==> flow/design.v <==
module ALU(in1,
				in2, 
				op, 
				result);
	output reg [31:0] result;
	input [31:0] in1, in2;
	input [3:0] op;  
	always @(*) begin
		case(op)
			4'b0001 : begin  
				result = in1 & in2;
			end
			4'b0010 : begin  
				result = in1 | in2;
			end
			4'b0011 : begin  
				result = in1 ^ in2;
			end
			4'b0100 : begin  
				result = in1 + in2;
			end
			4'b0101 : begin 
				result = in1 - in2;
			end
			4'b0110 : begin  
				result = in1 >> in2[4:0];
			end
			4'b0111 : begin  
				result = in1 << in2[4:0];
			end
			4'b1000 : begin  
				result = $signed(in1) >>> in2[4:0];
			end
			4'b1001 : begin  
				result = in1 <<< in2[4:0];
			end
			4'b1010 : begin  
				result = in1 + in2;
			end
			4'b1011 : begin  
				result = {31'b0, $signed(in1) < $signed(in2)};
			end
			4'b1100 : begin  
				result = {31'b0, in1 < in2};
			end
			default : begin 
				result = 32'b0;
			end
		endcase
	end
endmodule
module BCompare(input [31:0] op1, input [31:0] op2, input BrUn, output reg BEQ, output reg BLT);
	always@(*)begin
		BEQ = 1'b0;
		BLT = 1'b0;
		if(~BrUn)begin 
			if(op1 == op2) begin
				BEQ = 1'b1;
			end
			if($signed(op1) < $signed(op2)) begin
				BLT = 1'b1;
			end
		end
		else begin
			if({1'b0, op1} == {1'b0, op2}) begin
				BEQ = 1'b1;
			end
			if({1'b0,op1} < {1'b0, op2}) begin
				BLT = 1'b1;
			end
		end
	end
endmodule
module ControlUnit(IWord, PCSelect, RegWEn, ImmSel, BrUn, BEQ, BLT, BSel, ASel, ALUOP, WBSel, MemRW);
input [31:0] IWord;
input BEQ, BLT;
output reg PCSelect, RegWEn, ImmSel, BSel, ASel, WBSel, MemRW, BrUn;
output reg [3:0] ALUOP;
always@(*) begin
	PCSelect = 1'b0;
	RegWEn = 1'b0;
	ImmSel = 1'b0;
	BSel = 1'b0;
	ASel = 1'b0;
	MemRW = 1'b0;
	WBSel = 1'b1;
	BrUn = 1'b0;
	ALUOP = 4'h4;
	case(IWord[6:0])
		7'b0110011: begin  
			PCSelect = 1'b0;
			RegWEn = 1'b1;
			ImmSel = 1'b0;
			BSel = 1'b0;
			ASel = 1'b0;
			MemRW = 1'b0;
			WBSel = 1'b1;
			BrUn = 1'b0;
			case(IWord[14:12])
				3'h0 : begin
					case(IWord[30])
						 1'b0 : begin  
							ALUOP = 4'h4;
						 end
						 1'b1 : begin  
							ALUOP = 4'h5;
						end
					endcase
				end
				3'h1 : begin  
					ALUOP = 4'h7;
				end
				3'h2 : begin  
					ALUOP = 4'hb;
				end
				3'h3 : begin  
					ALUOP = 4'hc;
				end
				3'h4 : begin  
					ALUOP = 4'h3;
				end
				3'h5 : begin 
					case(IWord[30]) 
						1'b1: begin  
							ALUOP = 4'h8;
						end
						1'b0:begin  
							ALUOP = 4'h6;
						end
					endcase
				end
				3'h6 : begin  
					ALUOP = 4'h2;
				end
				3'h7 : begin  
					ALUOP = 4'h1;
				end
			endcase
		end
		7'b0010011 : begin  
			PCSelect = 1'b0;
			RegWEn = 1'b1;
			ImmSel = 1'b1;
			BSel = 1'b1;
			ASel = 1'b0;
			MemRW = 1'b0;
			WBSel = 1'b1;
			BrUn = 1'b0;
			case(IWord[14:12])
					3'h0 : begin  
							ALUOP = 4'h4;
					end
					3'h1 : begin  
						ALUOP = 4'h7;
					end
					3'h2 : begin  
						ALUOP = 4'hb;
					end
					3'h3 : begin  
						ALUOP = 4'hc;
					end
					3'h4 : begin  
						ALUOP = 4'h3;
					end
					3'h5 : begin 
						case(IWord[30])
							1'b0 : begin
								ALUOP = 4'h6;
							end
							1'b1 : begin
								ALUOP = 4'h8;
							end
						endcase
					end
					3'h6 : begin  
						ALUOP = 4'h2;
					end
					3'h7 : begin  
						ALUOP = 4'h1;
					end
			endcase
		end
		7'b0000011 : begin  
			PCSelect = 1'b0;
			RegWEn = 1'b1;
			ImmSel = 1'b1;
			BSel = 1'b1;
			ASel = 1'b0;
			ALUOP = 4'h4;
			MemRW = 1'b0;
			WBSel = 1'b0;
			BrUn = 1'b0;
		end
		7'b0100011 : begin  
			PCSelect = 1'b0;
			RegWEn = 1'b0;
			ImmSel = 1'b1;
			BSel = 1'b1;
			ASel = 1'b0;
			ALUOP = 4'h4;
			MemRW = 1'b1;
			WBSel = 1'b1;
		end
		7'b1100011 : begin  
			RegWEn = 1'b0;
			ImmSel = 1'b1;
			case(IWord[14:12]) 
				3'h0 : begin
					BrUn = 1'b0;
					PCSelect = BEQ;
				end
				3'h1 : begin
					BrUn = 1'b0;
					PCSelect = ~BEQ;
				end
				3'h4 : begin
					BrUn = 1'b0;
					PCSelect = BLT;
				end
				3'h5 : begin
					BrUn = 1'b0;
					PCSelect = BEQ | ~BLT;
				end
				3'h6 : begin
					BrUn = 1'b1;
					PCSelect = BLT;
				end
				3'h7 : begin
					BrUn = 1'b1;
					PCSelect = BEQ | ~BLT;
				end
				default:
				;
			endcase
			BSel = 1'b1;
			ASel = 1'b1;
			ALUOP = 4'h4;
			MemRW = 1'b0;
			WBSel = 1'b1;
		end
		default:
		;
	endcase
end
endmodule
module ImmExtend(input [12:0] imm, output reg [31:0] extend);
	always @(*) begin
		extend = {{19{imm[12]}}, imm};
	end
endmodule
module PC(input PCSel, input [31:0] branchVal, input clk, input reset, output reg [31:0] PCVal);
	always @(posedge clk) begin
		if(reset) begin
			PCVal <= 32'b0;
		end
		else if(PCSel) begin
			PCVal <= branchVal;
		end
		else begin
			PCVal <= PCVal + 3'b100;
		end
	end
endmodule
module RegFile(rs1, rs2, rd, din, out1, out2, clk, reset, enable, rw);
reg [31:0] steve [31:0];
integer i;
input [4:0] rd, rs1, rs2;
input clk, reset, enable, rw;
input [31:0] din;
output reg [31:0] out1, out2;
	always @(posedge clk) begin
		if (enable) begin
			if(reset) begin
				for( i = 0; i <= 31; i = i + 1 ) begin 
					steve[i] <= 32'b0;	
				end
			end
			else if(rw && rd != 5'd0) begin
				steve[rd] <= din; 
			end
		end
	end
	always @(*) begin
		out1 = 32'b0;
		out2 = 32'b0;
		if(enable) begin
			out1 = (rs1 == 5'd0) ? 32'b0 : steve[rs1];
			out2 = (rs2 == 5'd0) ? 32'b0 : steve[rs2];
		end
	end
endmodule
module Datapath(input clk,
					input reset,
					output [31:0] imem_addr,
					input [31:0] imem_rdata,
					output [31:0] dmem_addr,
					output [31:0] dmem_wdata,
					output dmem_we,
					input [31:0] dmem_rdata,
					output wb_valid,
					output [4:0] wb_rd,
					output [31:0] wb_data);
reg [31:0] WB;
wire PCSelect, RegWEn, ImmSel, BrUn, BEQ, BLT, BSel, ASel, WBSel, MemRW;
wire [3:0] ALUOP;
wire [31:0] longImm, IWord, data1Val, data2Val, result, PCVal, DmemOut;
reg [31:0] alu1, alu2;
reg [12:0] imm;
reg [4:0] rs1, rs2, rd;
assign IWord = imem_rdata;
assign imem_addr = PCVal;
RegFile regs(IWord[19:15], IWord[24:20], IWord[11:7], WB, data1Val, data2Val, clk, reset, 1'b1 , RegWEn);
BCompare compare(data1Val, data2Val, BrUn, BEQ, BLT);
ControlUnit cu(IWord, PCSelect, RegWEn, ImmSel, BrUn, BEQ, BLT, BSel, ASel, ALUOP, WBSel, MemRW);
PC pc(PCSelect, WB, clk, reset, PCVal);
ImmExtend longBoi(imm, longImm);
ALU alu(alu1, alu2, ALUOP, result);
assign dmem_addr = result;
assign dmem_wdata = data2Val;
assign dmem_we = MemRW & ~reset;
assign DmemOut = dmem_rdata;
assign wb_valid = RegWEn & (rd != 5'd0) & ~reset;
assign wb_rd = rd;
assign wb_data = WB;
	always@(*) begin
		if(ASel) begin
			alu1 = PCVal;
		end
		else begin
			alu1 = data1Val;
		end
		if(BSel) begin
			alu2 = longImm;
		end
		else begin
			alu2 = data2Val;
		end
		if(WBSel) begin
			WB = result;
		end
		else begin
			WB = DmemOut;
		end
		if(IWord[6:0] == 7'b1100011)begin  
			imm = {IWord[31], IWord[7], IWord[30:25], IWord[11:8], 1'b0};
		end
		else if(IWord[6:0] == 7'b0100011)begin  
			imm = {IWord[31], IWord[31:25], IWord[11:7]};
		end
		else begin
			imm = {IWord[31], IWord[31:20]};
		end
		rs1 = IWord[19:15];
		rs2 = IWord[24:20];
		rd = IWord[11:7];
	end
endmodule
# == Tool chain data of Datapath ==
# The steps from the RTL of Datapath to its reports follow in flow order.
# Lines are those of the file above, counted from 1.
# Library cell names are shortened.
# A cell with - has no value.
# design
design,Datapath
clock_port,clk
cell_library,sky130hd
corner,tt_025C_1v80

# == Elaborated design ==
# Source: Yosys, flattened and elaborated, memories not mapped. Widths are those after wreduce; folded enables and synchronous resets count as part of the registers. Registers that Yosys merges into a memory's read port (data or address) are not register bits. Print and check cells do not count.
# Yosys's memory passes give these memory sizes; they may raise the number of words (mostly to a power of two), join words into wider ones and drop unused or constant bits.
# classes
n_cmp,4
mux,33
equal,25
logic,11
shifts,4
n_reduce_logical,11
n_addsub,3
# ops
operator,n
32-bit parallel mux with 11-bit select,1
32-bit two-way mux,8
32-bit < comparator,4
4-bit parallel mux with 8-bit select,2
32-bit by 3-bit adder with 32-bit output (second input constant),1
32-bit adder,1
32-bit subtractor,1
32-bit == test,1
32-bit bitwise AND,1
32-bit OR,1
32-bit XOR,1
32-bit by 5-bit left shift with 32-bit output,1
32-bit by 5-bit right shift with 32-bit output,1
32-bit by 5-bit <<< shifter with 32-bit output,1
32-bit by 5-bit >>> shifter with 32-bit output,1
4-bit parallel mux with 2-bit select,3
4-bit == test (second input constant),5
4-bit by 3-bit == test with 1-bit output (second input constant),4
5-bit two-way mux,3
7-bit by 6-bit == test with 1-bit output (second input constant),2
1-bit two-way mux,14
3-bit == test (second input constant),4
12-bit two-way mux,1
5-bit zero test,2
2-bit OR reduction,4
4-bit by 2-bit == test with 1-bit output (second input constant),2
7-bit by 2-bit == test with 1-bit output (second input constant),1
7-bit by 5-bit == test with 1-bit output (second input constant),1
# Not listed: further kinds 13, cells in them 19.
# word_totals
ramBits,1024
mem_count,1
in_bits,66
word_cells,93
output_inout_bits,135
register_bits,32
# memory_table
memory,words,width,line,text
regs.steve,32,32,265,reg [31:0] steve [31:0];

# == Logic depth ==
# Yosys ltp: most cells in a row. Word level: on the elaborated netlist, between registers, memories and ports. Mapped: between sequential cells and ports; inverters and the memories' decode and read muxes count.
# depth
ltp_word,10
abc_area,0
ltp_mapped,30
mapped_depth_nobuf,21

# == After synthesis ==
# The flow's flattened synthesis, as Yosys stat reports it; memories are mapped. The netlist is that of the ABC_AREA named above (0 if unset); the other value can give another one.
# The area totals of this step are shown rounded.
# synth_totals
buffers,597
mapped_cells,6076
seqArea_um2,31390
area_um2,67310
flip_flops,1056
# types
cell,n,type_area_um2
edfxtp_1,1024,3.07E+04
mux4_2,296,6.67E+03
mux2i_1,492,4.92E+03
nor2_1,1011,3794.89
ha_1,130,1626.56
a21oi_1,315,1.58E+03
a22oi_1,209,1.57E+03
nor3_1,275,1376.32
clkbuf_1,362,1.36E+03
a211oi_1,153,1.15E+03
mux2_2,97,1.09E+03
nand2_1,195,731.952
dfxtp_1,32,640.614
o21ai_0,125,625.6
buf_2,123,615.59
inv_1,155,581.808
buf_6,46,517.997
o31ai_1,55,412.896
# Not listed: further types 92, cells in them 981.
# By module: a second synthesis without flattening, with its own total; a netlist apart from the flattened one above.
# unflattened
hier_cells,5756
area_unflattened_um2,67460
# Rows give one instance, submodules left out.
# modules
mod,mod_seq_area_um2,n_cells,area_um2,n_inst
RegFile,30750,3884,54130,1
ALU,0.0,1337,8899,1
PC,640.6,222,1782,1
Datapath,0.0,130,1373,1
BCompare,0.0,114,808.3,1
ImmExtend,0.0,32,240.2,1
ControlUnit,0.0,37,229.0,1

# == Path before layout ==
# Path of least setup slack by OpenSTA after synthesis, without wires, with an ideal clock, recovery checks aside; 20% of the period is set as input and as output delay. Where synthesis merged equal registers, the netlist keeps one of their names.
# synth_path
path_type,in2out
from,input port imem_rdata[20]
to,output port wb_data[21]
clock_period_ps,14000
path_buffers,10
t_required_ps,11200
in_delay_ps,2800
out_delay_ps,2800
delay_ps,6650
path_slack_ps,1750
arrival_ps,9450
path_stages,28
t_first_pin_ps,2800
synth_period_reached_ps,12250
# "delay_ps" is the arrival time less input delay plus setup time.
# At an output port there is no setup time.
# "path_stages": output pins that drive a net of the path, with the launching flip-flop's if there is one; two outputs of one cell count as two.
# "synth_period_reached_ps" is the clock period less the worst setup slack; recovery checks do not enter. This is arithmetic on one report: input and output delays are still those of the set period (20% each).
# Between the ends stands the longest chain of elaborated cells between them, by number of cells; it is not shown to be the way that was timed. Of several equally long chains one is given.
# Each line given opens the expression or statement behind the cell; cells for indexed reads and writes are added by Yosys, which also makes memories of some case tables.
# The chain passes a memory read, where the word-level depth is cut; so it can be longer than that depth.
# synth_between
path_cell_list,buf_6 -> buf_8 -> buf_6 -> buf_8 -> buf_6 -> buf_6 -> buf_4 -> clkbuf_1 -> buf_1 -> mux4_2 -> mux4_2 -> mux2i_1 -> nor2_1 -> inv_1 -> nor2_1 -> a21oi_1 -> ha_1 -> and3_1 -> a221o_1 -> a21oi_1 -> o31ai_1 -> a2111oi_0 -> o32ai_1 -> a221oi_1 -> nand3_1 -> o41ai_2 -> buf_2 -> inv_2
elab_chain_cells,6
cells_between,17
cone_classes,add/sub (2); shift (4); mux (6); logic (3); reduce/logical (1); memory (1)
# synth_rtl
item,line,text
from (decl),295,"input [31:0] imem_rdata,"
memory 32 x 32 bit,265,reg [31:0] steve [31:0];
32-bit two-way mux,288,out2 = (rs2 == 5'd0) ? 32'b0 : steve[rs2];
32-bit two-way mux,332,if(BSel) begin
32-bit adder,38,result = in1 + in2;
32-bit parallel mux with 11-bit select,9,case(op)
32-bit two-way mux,338,if(WBSel) begin
to (decl),302,output [31:0] wb_data);
# Nets of the timed path that keep an RTL name, with a line that drives or declares them; the list need not be complete.
# synth_named_nets
net,line,text
dmem_wdata[10],297,"output [31:0] dmem_wdata,"

# == Timing after layout ==
# Path of least setup slack in the final report of run 1 (OpenROAD, finished layout, wires in). Where an end is a register, its clock arrival counts in the times.
# The report prints the path's times to 10 ps; the period is as set.
# layout_path
path_type,in2out
from,input port imem_rdata[17]
to,output port wb_data[18]
t_required_ps,10880
arrival_ps,10760
path_stages,25
clock_period_ps,13600
path_slack_ps,120
in_delay_ps,2720
t_first_pin_ps,2720
out_delay_ps,2720
path_buffers,4
# Between the ends stands the longest chain of elaborated cells between them, by number of cells; it is not shown to be the way that was timed. Of several equally long chains one is given.
# The chain passes a memory read, where the word-level depth is cut; so it can be longer than that depth.
# layout_between
path_cell_list,clkdlybuf4s50_1 -> nand4b_1 -> o22ai_1 -> a221o_1 -> nor4_1 -> buf_4 -> and2_1 -> a21o_1 -> inv_1 -> ha_1 -> inv_1 -> fa_1 -> a21oi_1 -> o21bai_1 -> a221o_1 -> nand3b_1 -> a211o_1 -> a211oi_1 -> o21ai_0 -> buf_4 -> a311oi_1 -> o211ai_1 -> o32ai_4 -> inv_2 -> clkdlybuf4s50_1
elab_chain_cells,6
cells_between,15
cone_classes,add/sub (2); shift (4); mux (4); logic (3); reduce/logical (1); memory (1)
# layout_rtl
item,line,text
from (decl),295,"input [31:0] imem_rdata,"
memory 32 x 32 bit,265,reg [31:0] steve [31:0];
32-bit two-way mux,287,out1 = (rs1 == 5'd0) ? 32'b0 : steve[rs1];
32-bit two-way mux,326,if(ASel) begin
32-bit adder,38,result = in1 + in2;
32-bit parallel mux with 11-bit select,9,case(op)
32-bit two-way mux,338,if(WBSel) begin
to (decl),302,output [31:0] wb_data);

# Measured results for Datapath: 4 stored runs of the Yosys and OpenROAD flow on sky130hd. The settings differ; the order carries no meaning. The constraints put input and output delay at 20% of the set period each and load the outputs with 0.01 pF.
# "achieved_period_ps" means the clock period less the worst setup slack. The figure is calculated, with input and output delays left at 20% of the set period.
# The results are shown rounded.
# A setting shown as - is not set for that run.
# Results: - = not shown.
run name,CORE_ASPECT_RATIO,CORE_MARGIN,CORE_UTILIZATION,CTS_CLUSTER_DIAMETER,GPL_TIMING_DRIVEN,HOLD_SLACK_MARGIN,MAX_ROUTING_LAYER,PLACE_DENSITY,SETUP_SLACK_MARGIN,TNS_END_PERCENT,period_ns,CAP_MARGIN,SLEW_MARGIN,CELL_PAD_IN_SITES_DETAIL_PLACEMENT,CELL_PAD_IN_SITES_GLOBAL_PLACEMENT,CTS_CLUSTER_SIZE,MIN_ROUTING_LAYER,PLACE_DENSITY_LB_ADDON,synth_area_um2,design_die_area_um2,cell_area_final_um2,final_util_pct,fin_ws_ps,hold_ws_ps,achieved_period_ps
run 1,0.84,7,39,51,1,-0.0,met4,0.61,-0.95,35,13.6,20,20,-,-,-,-,-,67310,184500,76900,44.9,125,524,13475
run 2,1.04,6,63,-,-,-,met4,-,1.16,20,12.1,20,0,2,2,93,met2,0.09,-,-,-,-,-,-,-
run 3,0.96,8,39,51,1,-0.0,met4,-,-0.95,35,24.8,20,20,-,-,-,-,0.18,67310,186100,76520,44.6,5603,636,19197
run 4,-,2,40,-,-,-,-,0.6,-,-,14.0,20,20,-,-,-,-,-,67310,171600,76420,45.7,409,656,13591
# Run 2: no results, placement failed with FLW-0024
